==> flow/design.v <==
`timescale 1ns / 1ps
module clockDivider(input clk, rst, output reg clk_out, output tick);
reg [31:0] count; 
parameter n = 20;
always @ (posedge(clk), posedge(rst)) begin 
if (rst == 1'b1)
count <= 32'b0;
else if (count == n-1)
count <= 32'b0;
else
count <= count + 1;
end
always @ (posedge(clk), posedge(rst)) begin
if (rst == 1'b1)
clk_out <= 1'b0;
else if (count == n-1)
  clk_out <= ~clk_out;
else
 clk_out <= clk_out;
end
assign tick = (count == n-1) & ~clk_out;
endmodule
`timescale 1ns / 1ps
module refreshCounter(
input clk,
input rst,
input en,
output reg[1:0] refreshcounter
    );
    always@(posedge clk, posedge rst)
    if (rst)
    refreshcounter <= 2'd0;
    else if (en)
    refreshcounter <= refreshcounter +1; 
endmodule
`timescale 1ns / 1ps
module anodeControl(
input [1:0] refreshcounter,
output reg [3:0] anode
    );
    always @(refreshcounter)
    begin 
    case(refreshcounter)
    2'b00:
      anode= 4'b1110;
    2'b01:
      anode= 4'b1101;
    2'b10:
      anode= 4'b1011;
    2'b11:
      anode= 4'b0111;
      endcase
      end
endmodule
`timescale 1ns / 1ps
module increment(
input clk,
input rst,
input en,
input button,
output reg [3:0]in 
    );
        reg push_f;
       reg push_sync;
       reg push_sync_f;
       wire push_edge;
       always@(posedge clk, posedge rst) begin
       if (rst) begin
           push_f <= 1'b0;
           push_sync <= 1'b0;
       end else if (en) begin
           push_f <= button;
           push_sync <= push_f;    
       end
       end
       always @(posedge clk, posedge rst) begin
       if (rst) begin
           push_sync_f <= 1'b0;
       end else if (en) begin
           push_sync_f <= push_sync;
           end
       end
       assign push_edge = push_sync & ~push_sync_f;
       always @(posedge clk, posedge rst)
       begin
       if(rst)begin
       in<=0;
       end
       else if (en && push_edge)
       begin
          if (in!=9)
          in<=in+1;
          else
          in<=0;
          end
      end
endmodule
module operations(
input clk,
input en,
input [4:0] operation,
input reset,
input [3:0] dig1, dig2, dig3, dig4,
output reg [13:0] result,
output reg  negative_sign,
output reg dot
    );
    reg [7:0] num1, num2;
    always @(posedge clk) begin
      if (en) begin
        if (reset == 1) begin
            num1 <= 0;
            num2 <= 0;
        end
        else begin
            num1 <= (dig1 * 10) + dig2;
            num2 <= (dig3 * 10) + dig4;
        end
      end
    end
    always @(posedge (clk))
     begin
      if (en) begin
        if (reset == 1) begin
            result <= 16'b0;
             negative_sign <= 0;
             dot<=0;
        end
        else if (operation[0] == 1) begin     
            result <= num1 + num2;
             negative_sign <= 0;
             dot<=1;
        end
        else if (operation[1] == 1) begin     
          if (num1==num2) begin
                      result <= 0;
                      negative_sign <= 0;
                      dot<=1;
                  end
            if (num1>num2) begin
                result <= num1 - num2;
                negative_sign <= 0;
                dot<=1;
            end
            if (num2>num1) begin
                result <= num2 - num1;
                negative_sign <=  1;
                dot<=1;
            end
        end
        else if (operation[2] == 1) begin     
            result <= num1 * num2;
             negative_sign <= 0;
             dot<=1;
        end
        else if (operation[3] == 1) begin     
            result <= (num2 == 0) ? 14'd0 : num1 / num2;
             negative_sign <= 0;
            dot<=1;
        end
         else if (operation[4] == 1) begin     
                   result<= (num1 *100) + num2;
                    negative_sign <= 0;
                   dot<=0;
               end
        else
        begin
        result<= (num1 *100) + num2;
        negative_sign <= 0;
        dot<=0;
        end
      end
   end
endmodule
`timescale 1ns / 1ps
module seperate_results(input clk,
input en,
input [13:0] result,
output reg [3:0] final1, final2, final3, final4
    );
    always @(posedge clk) begin
        if (en) begin
        final1<= (result)%10;
        final2<= (result/10)%10;
        final3<= (result/100)%10;
        final4<= (result/1000)%10;
        end
    end
endmodule
module seven_seg(
input clk,
input rst,
input en,
input [3:0] in,
input dot,
output reg [7:0] out
    );
    always @(posedge(clk)) begin
                  if (en) begin
                    case(in)
                        4'b0000:             
                        out[6:0] <= 7'b0000001;    
                        4'b0001:             
                         out[6:0] <= 7'b1001111;
                        4'b0010:             
                         out[6:0] <= 7'b0010010; 
                        4'b0011:             
                         out[6:0] <= 7'b0000110;
                        4'b0100:             
                         out[6:0] <= 7'b1001100;
                        4'b0101:             
                         out[6:0] <= 7'b0100100;
                        4'b0110:             
                         out[6:0] <= 7'b0100000;
                        4'b0111:             
                         out[6:0] <= 7'b0001111;
                        4'b1000:             
                         out[6:0] <= 7'b0000000;
                        4'b1001:             
                         out[6:0] <= 7'b0000100;
                        4'b1010: 
                         out[6:0] <= 7'b1111110;                        
                        default:
                         out[6:0] <= out[6:0];
                    endcase 
                    out[7] <= dot;
                  end
    end
endmodule
`timescale 1ns / 1ps
module BCDcontrol(
input [7:0] digit1,
input [7:0] digit2,
input [7:0] digit3,
input [7:0] digit4,
input [1:0] refreshcounter,
output reg [7:0] outDigit
    );
    always @(*)
        begin 
        case(refreshcounter)
        2'd0:
          outDigit= digit1;
        2'd1:
          outDigit= digit2;
        2'd2:
          outDigit= digit3;
        2'd3:
          outDigit= digit4;
          endcase
          end
endmodule
module topmodule( input clk,
input rst,
output [3:0] anode,
output [7:0] cathode,
input B1, B2, B3, B4,
input [4:0] operation);
wire refreshclock;
wire refreshtick;
wire [1:0] refreshcounter;
wire [3:0] digit1;
wire [3:0] digit2;
wire [3:0] digit3;
wire [3:0] digit4;
wire [7:0] digit1disp;
wire [7:0] digit2disp;
wire [7:0] digit3disp;
wire [7:0] digit4disp;
wire dot;
wire [3:0] final1, final2, final3, final4; 
wire [13:0] result;     
wire negative_sign;                
clockDivider refreshclockGenerator( .clk(clk),.clk_out(refreshclock),.tick(refreshtick),.rst(rst));
refreshCounter counter(.clk(clk),.rst(rst),.en(refreshtick),.refreshcounter(refreshcounter));
anodeControl anodeControl(.refreshcounter(refreshcounter),.anode(anode));
increment case1(.clk(clk), .en(refreshtick), .rst(rst),.button(B1),.in(digit1));
increment case2(.clk(clk), .en(refreshtick), .rst(rst),.button(B2),.in(digit2));
increment case3(.clk(clk), .en(refreshtick), .rst(rst),.button(B3),.in(digit3));
increment case4(.clk(clk), .en(refreshtick), .rst(rst),.button(B4),.in(digit4));
operations operate(.clk(clk), .en(refreshtick),.operation(operation), .reset(rst), .dig1(digit1), .dig2(digit2), .dig3(digit3),.dig4(digit4), .result(result), .negative_sign(negative_sign),.dot(dot));
seperate_results seperate(.clk(clk), .en(refreshtick), .result(result), .final1(final1), .final2(final2), .final3(final3), .final4(final4));
seven_seg display1(.clk(clk), .en(refreshtick),.in(final1),.dot(1'b1),.rst(rst),.out(digit1disp));
seven_seg display2(.clk(clk), .en(refreshtick),.in(final2),.dot(1'b1),.rst(rst),.out(digit2disp));
seven_seg display3(.clk(clk), .en(refreshtick),.in(final3),.dot(dot),.rst(rst),.out(digit3disp));
seven_seg display4(.clk(clk), .en(refreshtick),.in((negative_sign) ? 4'b1010 : final4),.dot(1'b1),.rst(rst),.out(digit4disp)); 
BCDcontrol control(.digit1(digit1disp), .digit2(digit2disp),.digit3(digit3disp), .digit4(digit4disp),.refreshcounter(refreshcounter),.outDigit(cathode));
endmodule
# Step by step through the tools: topmodule
# Tool output for the design above, in the order of the flow.
# Line numbers count from 1 in the design file above.
design:
  design: "topmodule"
  clk_port: "clk"
  library: "sky130hd"
  lib_corner: "tt_025C_1v80"

# Word-level counts
# Counts by Yosys on the flattened word-level netlist (proc, flatten, opt, wreduce; memories kept). Register bits leave out memories and registers merged into their read ports (data or address). Print and check cells are left out. Cells with the same type and inputs are merged into one.
bits:
  register_bits: 140
  word_cells: 170
classes:
  n_addsub: 12
  multipliers: 4
  n_div: 8
  cmp: 2
  eq_ne: 50
  n_mux: 30
  bitwise: 11
  n_reduce_logical: 20
op_table:
  columns: ["cell", "count"]
  rows:
  - ["remainder unit 32 x 4 -> 32 bit with constant B", 3]
  - ["divider 14 x 10 -> 32 bit with constant B", 1]
  - ["parallel mux 7 bit (select 11 bit)", 4]
  - ["divider 14 x 7 -> 32 bit with constant B", 1]
  - ["divider 14 x 4 -> 32 bit with constant B", 1]
  - ["remainder unit 14 x 4 -> 32 bit with constant B", 1]
  - ["divider 8 x 8 -> 14 bit", 1]
  - ["multiplier 8 x 8 -> 14 bit", 1]
  - ["two-way mux 14 bit", 8]
  - ["equality test 4 x 3 -> 1 bit with constant B", 16]
  - ["multiplier 8 x 5 -> 12 bit with constant B", 1]
  - ["equality test 4 bit with constant B", 12]
  - ["nonzero test 11 bit", 4]
  - ["multiplier 4 x 3 -> 7 bit with constant B", 2]
  - ["adder 32 x 1 -> 32 bit with constant B", 1]
  - ["equality test 32 x 5 -> 1 bit with constant B", 1]
  - ["equality test 4 x 2 -> 1 bit with constant B", 8]
  - ["parallel mux 8 bit (select 4 bit)", 1]
  - ["two-way mux 32 bit", 1]
  - ["two-way mux 4 bit", 5]
  - ["subtractor 8 x 8 -> 9 bit", 2]
  - ["adder 4 x 1 -> 4 bit with constant B", 4]
  - ["equality test 4 x 1 -> 1 bit with constant B", 4]
  - ["inequality test 4 bit with constant B", 4]
  - ["zero test 4 bit", 4]
  - ["adder 8 x 4 -> 8 bit", 2]
  - ["greater-than comparator 8 bit", 2]
  - ["parallel mux 4 bit (select 4 bit)", 1]
# Not listed: further kinds 15, cells in them 41.

# Logic depth
# Depth = most cells in a row (Yosys ltp): at word level without a register or memory, in the mapped netlist without a sequential cell, where the memories' decode and read muxes count.
depth:
  word_depth: 6
  abc_area: 0
  ltp_mapped: 143
  mapped_depth_nobuf: 137

# Mapped cells and area
# Yosys stat after the flow's synthesis: flattened, memories mapped to cells. It holds for the ABC_AREA given above (unset counts as 0); a run with the other value may have another netlist.
synth_totals:
  cell_count: 2530
  synth_area_um2: 20385.8
  flip_flops: 140
by_type:
  columns: ["cell_type", "count", "area_total_um2"]
  rows:
  - ["sky130_fd_sc_hd__ha_1", 212, 2.65E+03]
  - ["sky130_fd_sc_hd__edfxtp_1", 77, 2.31E+03]
  - ["sky130_fd_sc_hd__dfrtp_1", 63, 1.58E+03]
  - ["sky130_fd_sc_hd__xnor2_1", 125, 1094.8]
  - ["sky130_fd_sc_hd__fa_1", 46, 920.883]
  - ["sky130_fd_sc_hd__nor2_1", 239, 897.11]
  - ["sky130_fd_sc_hd__a21oi_1", 147, 735.706]
  - ["sky130_fd_sc_hd__nand2_1", 190, 713.184]
  - ["sky130_fd_sc_hd__o21ai_0", 129, 645.619]
  - ["sky130_fd_sc_hd__nor3_1", 120, 600.576]
  - ["sky130_fd_sc_hd__inv_1", 153, 574.301]
  - ["sky130_fd_sc_hd__o21a_1", 74, 555.533]
  - ["sky130_fd_sc_hd__mux2_2", 49, 551.779]
  - ["sky130_fd_sc_hd__xor2_1", 38, 332.819]
  - ["sky130_fd_sc_hd__a21o_1", 42, 315.302]
  - ["sky130_fd_sc_hd__mux2i_1", 31, 310.298]
  - ["sky130_fd_sc_hd__clkbuf_1", 81, 304.042]
  - ["sky130_fd_sc_hd__nand3_1", 60, 300.288]
# Other cell types: 91; their cells: 654.
# The figures by module come from a second, unflattened synthesis with its own total; it is not the netlist above.
unflattened:
  cells_unflattened: 2640
  hier_area_um2: 21539.4
# Rows give one instance, submodules left out.
by_module:
  columns: ["module", "instances", "cells", "area_um2", "mod_seq_area_um2"]
  rows:
  - ["operations", 1, 1285, 10239.8, 960.9]
  - ["seperate_results", 1, 965, 6548.8, 480.5]
  - ["seven_seg", 4, 31, 409.1, 240.2]
  - ["clockDivider", 1, 133, 1570.3, 825.8]
  - ["increment", 4, 27, 305.3, 175.2]
  - ["BCDcontrol", 1, 10, 196.4, 0.0]
  - ["refreshCounter", 1, 6, 75.1, 50.0]
  - ["topmodule", 1, 5, 28.8, 0.0]
  - ["anodeControl", 1, 4, 22.5, 0.0]

# Worst setup path after synthesis
# Source: OpenSTA report_checks on the synthesized netlist (no wires, ideal clock, input and output delay 20% of the period each), path of least setup slack; recovery checks are left aside. Register names are those of the netlist, which keeps one name where synthesis merged equal registers.
synth_timing:
  path_kind: "flip-flop to flip-flop"
  start: "register operate.num2[6]"
  end: "register operate.result[0]"
  period_ns: 32.0
  setup_ns: 0.269
  arrival_ns: 26.121
  setup_slack_ns: 5.611
  delay_ns: 26.390
  path_stages: 135
  path_buffers: 6
  period_less_setup_slack_ns: 26.389
# "delay_ns" is the arrival time less input delay plus setup time.
# "path_stages": output pins that drive a net of the path, with the launching flip-flop's if there is one; two outputs of one cell count as two.
# "period_less_setup_slack_ns" = period - worst setup slack (recovery checks aside). The figure is calculated, with input and output delays left at 20% of the set period.
# The rows between start and end are the longest chain of elaborated cells between them; the timing report does not say that the signal goes this way. Where chains are equally long, one stands for them.
# Each line given opens the expression or statement behind the cell; cells for indexed reads and writes are added by Yosys, which also makes memories of some case tables.
# A register here has more assigning lines than the two given.
# Ways into the end's enable are left out, as the timed path ends at the data pin.
synth_via:
  cell_sequence: "sky130_fd_sc_hd__edfxtp_1 > sky130_fd_sc_hd__clkbuf_1 > sky130_fd_sc_hd__or4_1 > sky130_fd_sc_hd__nor4_1 > sky130_fd_sc_hd__nand3_1 > sky130_fd_sc_hd__inv_1 > sky130_fd_sc_hd__ha_1 > sky130_fd_sc_hd__o21ai_0 > sky130_fd_sc_hd__a2111oi_0 > sky130_fd_sc_hd__a41oi_1 > sky130_fd_sc_hd__inv_1 > sky130_fd_sc_hd__ha_1 > sky130_fd_sc_hd__o21a_1 > sky130_fd_sc_hd__o21a_1 > sky130_fd_sc_hd__o211ai_1 > sky130_fd_sc_hd__mux2i_1 > sky130_fd_sc_hd__ha_1 > sky130_fd_sc_hd__o21a_1 > [99 not listed] > sky130_fd_sc_hd__inv_1 > sky130_fd_sc_hd__nand3_1 > sky130_fd_sc_hd__nor4_1 > sky130_fd_sc_hd__clkbuf_1 > sky130_fd_sc_hd__mux2_2 > sky130_fd_sc_hd__ha_1 > sky130_fd_sc_hd__a21boi_0 > sky130_fd_sc_hd__o21ai_0 > sky130_fd_sc_hd__nand2b_1 > sky130_fd_sc_hd__a21oi_1 > sky130_fd_sc_hd__nor2b_1 > sky130_fd_sc_hd__o21ai_0 > sky130_fd_sc_hd__nand2b_1 > sky130_fd_sc_hd__a2111oi_0 > sky130_fd_sc_hd__and4b_1 > sky130_fd_sc_hd__o22ai_1 > sky130_fd_sc_hd__mux2i_1 > sky130_fd_sc_hd__o31ai_1"
  elab_chain_cells: 6
  cells_between: 13
synth_lines:
  columns: ["item", "line", "source"]
  rows:
  - ["start: declaration", 108, "reg [7:0] num1, num2;"]
  - ["start: assignment", 113, "num2 <= 0;"]
  - ["start: assignment", 117, "num2 <= (dig3 * 10) + dig4;"]
  - ["divider 8 x 8 -> 14 bit", 157, "result <= (num2 == 0) ? 14'd0 : num1 / num2;"]
  - ["two-way mux 14 bit", 157, null]
  - ["two-way mux 14 bit", 156, "else if (operation[3] == 1) begin"]
  - ["two-way mux 14 bit", 151, "else if (operation[2] == 1) begin"]
  - ["two-way mux 14 bit", 134, "else if (operation[1] == 1) begin"]
  - ["two-way mux 14 bit", 129, "else if (operation[0] == 1) begin"]
  - ["end: assignment", 130, "result <= num1 + num2;"]
  - ["end: assignment", 141, "result <= num1 - num2;"]
  - ["end: declaration", 104, "output reg [13:0] result,"]

# Path in the finished layout
# From the final timing report of run 1: the path of least setup slack in the routed layout; clock arrival at registers is part of the times.
layout_timing:
  path_kind: "flip-flop to flip-flop"
  start: "register operate.num1[6]"
  end: "register operate.result[0]"
  period_ns: 32.0
  setup_ns: 0.26
  arrival_ns: 29.61
  setup_slack_ns: 2.56
  path_stages: 139
  path_buffers: 3
# The rows between start and end are the longest chain of elaborated cells between them; the timing report does not say that the signal goes this way. Where chains are equally long, one stands for them.
# A register here has more assigning lines than the two given.
# Ways into the end's enable are left out, as the timed path ends at the data pin.
layout_via:
  cell_sequence: "sky130_fd_sc_hd__edfxtp_1 > sky130_fd_sc_hd__inv_1 > sky130_fd_sc_hd__ha_1 > sky130_fd_sc_hd__nor3b_1 > sky130_fd_sc_hd__nor4b_2 > sky130_fd_sc_hd__nand2_1 > sky130_fd_sc_hd__inv_1 > sky130_fd_sc_hd__ha_1 > sky130_fd_sc_hd__o21ai_0 > sky130_fd_sc_hd__a211o_1 > sky130_fd_sc_hd__a41oi_1 > sky130_fd_sc_hd__inv_1 > sky130_fd_sc_hd__ha_1 > sky130_fd_sc_hd__o21a_1 > sky130_fd_sc_hd__o21a_1 > sky130_fd_sc_hd__o211ai_1 > sky130_fd_sc_hd__mux2i_1 > sky130_fd_sc_hd__ha_1 > [103 not listed] > sky130_fd_sc_hd__inv_1 > sky130_fd_sc_hd__nand3_1 > sky130_fd_sc_hd__nor4_2 > sky130_fd_sc_hd__buf_4 > sky130_fd_sc_hd__mux2_2 > sky130_fd_sc_hd__ha_1 > sky130_fd_sc_hd__a21boi_0 > sky130_fd_sc_hd__o21ai_0 > sky130_fd_sc_hd__nand2b_1 > sky130_fd_sc_hd__a21oi_1 > sky130_fd_sc_hd__nor2b_1 > sky130_fd_sc_hd__o21ai_0 > sky130_fd_sc_hd__nand2b_1 > sky130_fd_sc_hd__a2111oi_0 > sky130_fd_sc_hd__and4b_1 > sky130_fd_sc_hd__o22ai_1 > sky130_fd_sc_hd__mux2i_1 > sky130_fd_sc_hd__o31ai_1"
  elab_chain_cells: 6
  cells_between: 12
layout_lines:
  columns: ["item", "line", "source"]
  rows:
  - ["start: declaration", 108, "reg [7:0] num1, num2;"]
  - ["start: assignment", 112, "num1 <= 0;"]
  - ["start: assignment", 116, "num1 <= (dig1 * 10) + dig2;"]
  - ["divider 8 x 8 -> 14 bit", 157, "result <= (num2 == 0) ? 14'd0 : num1 / num2;"]
  - ["two-way mux 14 bit", 157, null]
  - ["two-way mux 14 bit", 156, "else if (operation[3] == 1) begin"]
  - ["two-way mux 14 bit", 151, "else if (operation[2] == 1) begin"]
  - ["two-way mux 14 bit", 134, "else if (operation[1] == 1) begin"]
  - ["two-way mux 14 bit", 129, "else if (operation[0] == 1) begin"]
  - ["end: assignment", 130, "result <= num1 + num2;"]
  - ["end: assignment", 141, "result <= num1 - num2;"]
  - ["end: declaration", 104, "output reg [13:0] result,"]

# Top module topmodule; platform sky130hd; tools Yosys and OpenROAD; 4 stored runs in no particular order. Input and output delays are each 20% of the period that was set; the output load is 0.01 pF.
# "period_reached_ns" means the clock period less the worst setup slack. The figure is calculated, with input and output delays left at 20% of the set period.
# "worst_path_allowed_less_slack_ns" means the part of the period allowed to the worst setup path (the constraints hold back 20% at inputs and 20% at outputs) less its slack; where the path has registers, the arrival times of their clocks count too.
# "total_power_mw" is the tool's figure for a default switching activity; nothing was simulated.
runs:
  - name: "run 1"
    settings:
      CELL_PAD_IN_SITES_DETAIL_PLACEMENT: 1
      CORE_MARGIN: 4
      MAX_ROUTING_LAYER: "met4"
      MIN_ROUTING_LAYER: "met1"
      PLACE_DENSITY_LB_ADDON: 0.09
      SETUP_SLACK_MARGIN: -0.05
      TNS_END_PERCENT: 30
      period_ns: 32.0
      CAP_MARGIN: 20
      CORE_UTILIZATION: 40
      SLEW_MARGIN: 20
    results:
      ys_area_um2: 20385.8
      die_area_um2: 54641.4
      cell_area_final_um2: 21832.2
      post_route_util_pct: 43.4
      worstSetupSlack_ns: 2.564
      fin_tns_ns: 0.000
      fin_hold_ws_ns: 0.475
      total_power_mw: 0.4003
      period_reached_ns: 29.436
      worst_path_allowed_less_slack_ns: 29.44
      path_kind: "flip-flop to flip-flop"
  - name: "run 2"
    settings:
      CELL_PAD_IN_SITES_DETAIL_PLACEMENT: 2
      CELL_PAD_IN_SITES_GLOBAL_PLACEMENT: 3
      CORE_ASPECT_RATIO: 1.24
      CORE_UTILIZATION: 18
      CTS_CLUSTER_DIAMETER: 129
      CTS_CLUSTER_SIZE: 95
      GPL_ROUTABILITY_DRIVEN: 0
      GPL_TIMING_DRIVEN: 0
      MAX_ROUTING_LAYER: "met5"
      MIN_ROUTING_LAYER: "met1"
      PLACE_DENSITY_LB_ADDON: 0.18
      SETUP_SLACK_MARGIN: 5.0
      SLEW_MARGIN: 25
      TNS_END_PERCENT: 15
      period_ns: 44.6
      CAP_MARGIN: 20
      CORE_MARGIN: 2
    results:
      ys_area_um2: 20385.8
      die_area_um2: 115977.0
      cell_area_final_um2: 23049.6
      post_route_util_pct: 20.5
      worstSetupSlack_ns: 11.905
      fin_tns_ns: 0.000
      fin_hold_ws_ns: 0.474
      total_power_mw: 0.2911
      period_reached_ns: 32.695
      worst_path_allowed_less_slack_ns: 32.69
      path_kind: "flip-flop to flip-flop"
  - name: "run 3"
    settings:
      CELL_PAD_IN_SITES_DETAIL_PLACEMENT: 1
      MIN_ROUTING_LAYER: "met2"
      PLACE_DENSITY_LB_ADDON: 0.09
      SETUP_SLACK_MARGIN: -0.05
      TNS_END_PERCENT: 30
      period_ns: 32.0
      CAP_MARGIN: 20
      CORE_MARGIN: 2
      CORE_UTILIZATION: 40
      SLEW_MARGIN: 20
    results:
      ys_area_um2: 20385.8
      die_area_um2: 52787.4
      cell_area_final_um2: 21849.7
      post_route_util_pct: 43.5
      worstSetupSlack_ns: 2.467
      fin_tns_ns: 0.000
      fin_hold_ws_ns: 0.447
      total_power_mw: 0.3955
      period_reached_ns: 29.533
      worst_path_allowed_less_slack_ns: 29.53
      path_kind: "flip-flop to flip-flop"
  - name: "run 4"
    settings:
      CELL_PAD_IN_SITES_DETAIL_PLACEMENT: 2
      CELL_PAD_IN_SITES_GLOBAL_PLACEMENT: 3
      CORE_ASPECT_RATIO: 1.24
      CORE_UTILIZATION: 18
      CTS_CLUSTER_DIAMETER: 129
      CTS_CLUSTER_SIZE: 95
      MAX_ROUTING_LAYER: "met5"
      MIN_ROUTING_LAYER: "met2"
      PLACE_DENSITY_LB_ADDON: 0.18
      SETUP_SLACK_MARGIN: 2.04
      SLEW_MARGIN: 25
      period_ns: 23.5
      CAP_MARGIN: 20
      CORE_MARGIN: 2
    results:
      ys_area_um2: 20385.8
      die_area_um2: 115977.0
      cell_area_final_um2: 25902.3
      post_route_util_pct: 23.0
      worstSetupSlack_ns: -2.053
      fin_tns_ns: -2.582
      fin_hold_ws_ns: 0.480
      total_power_mw: 0.5504
      period_reached_ns: 25.553
      worst_path_allowed_less_slack_ns: 25.55
      path_kind: "flip-flop to flip-flop"
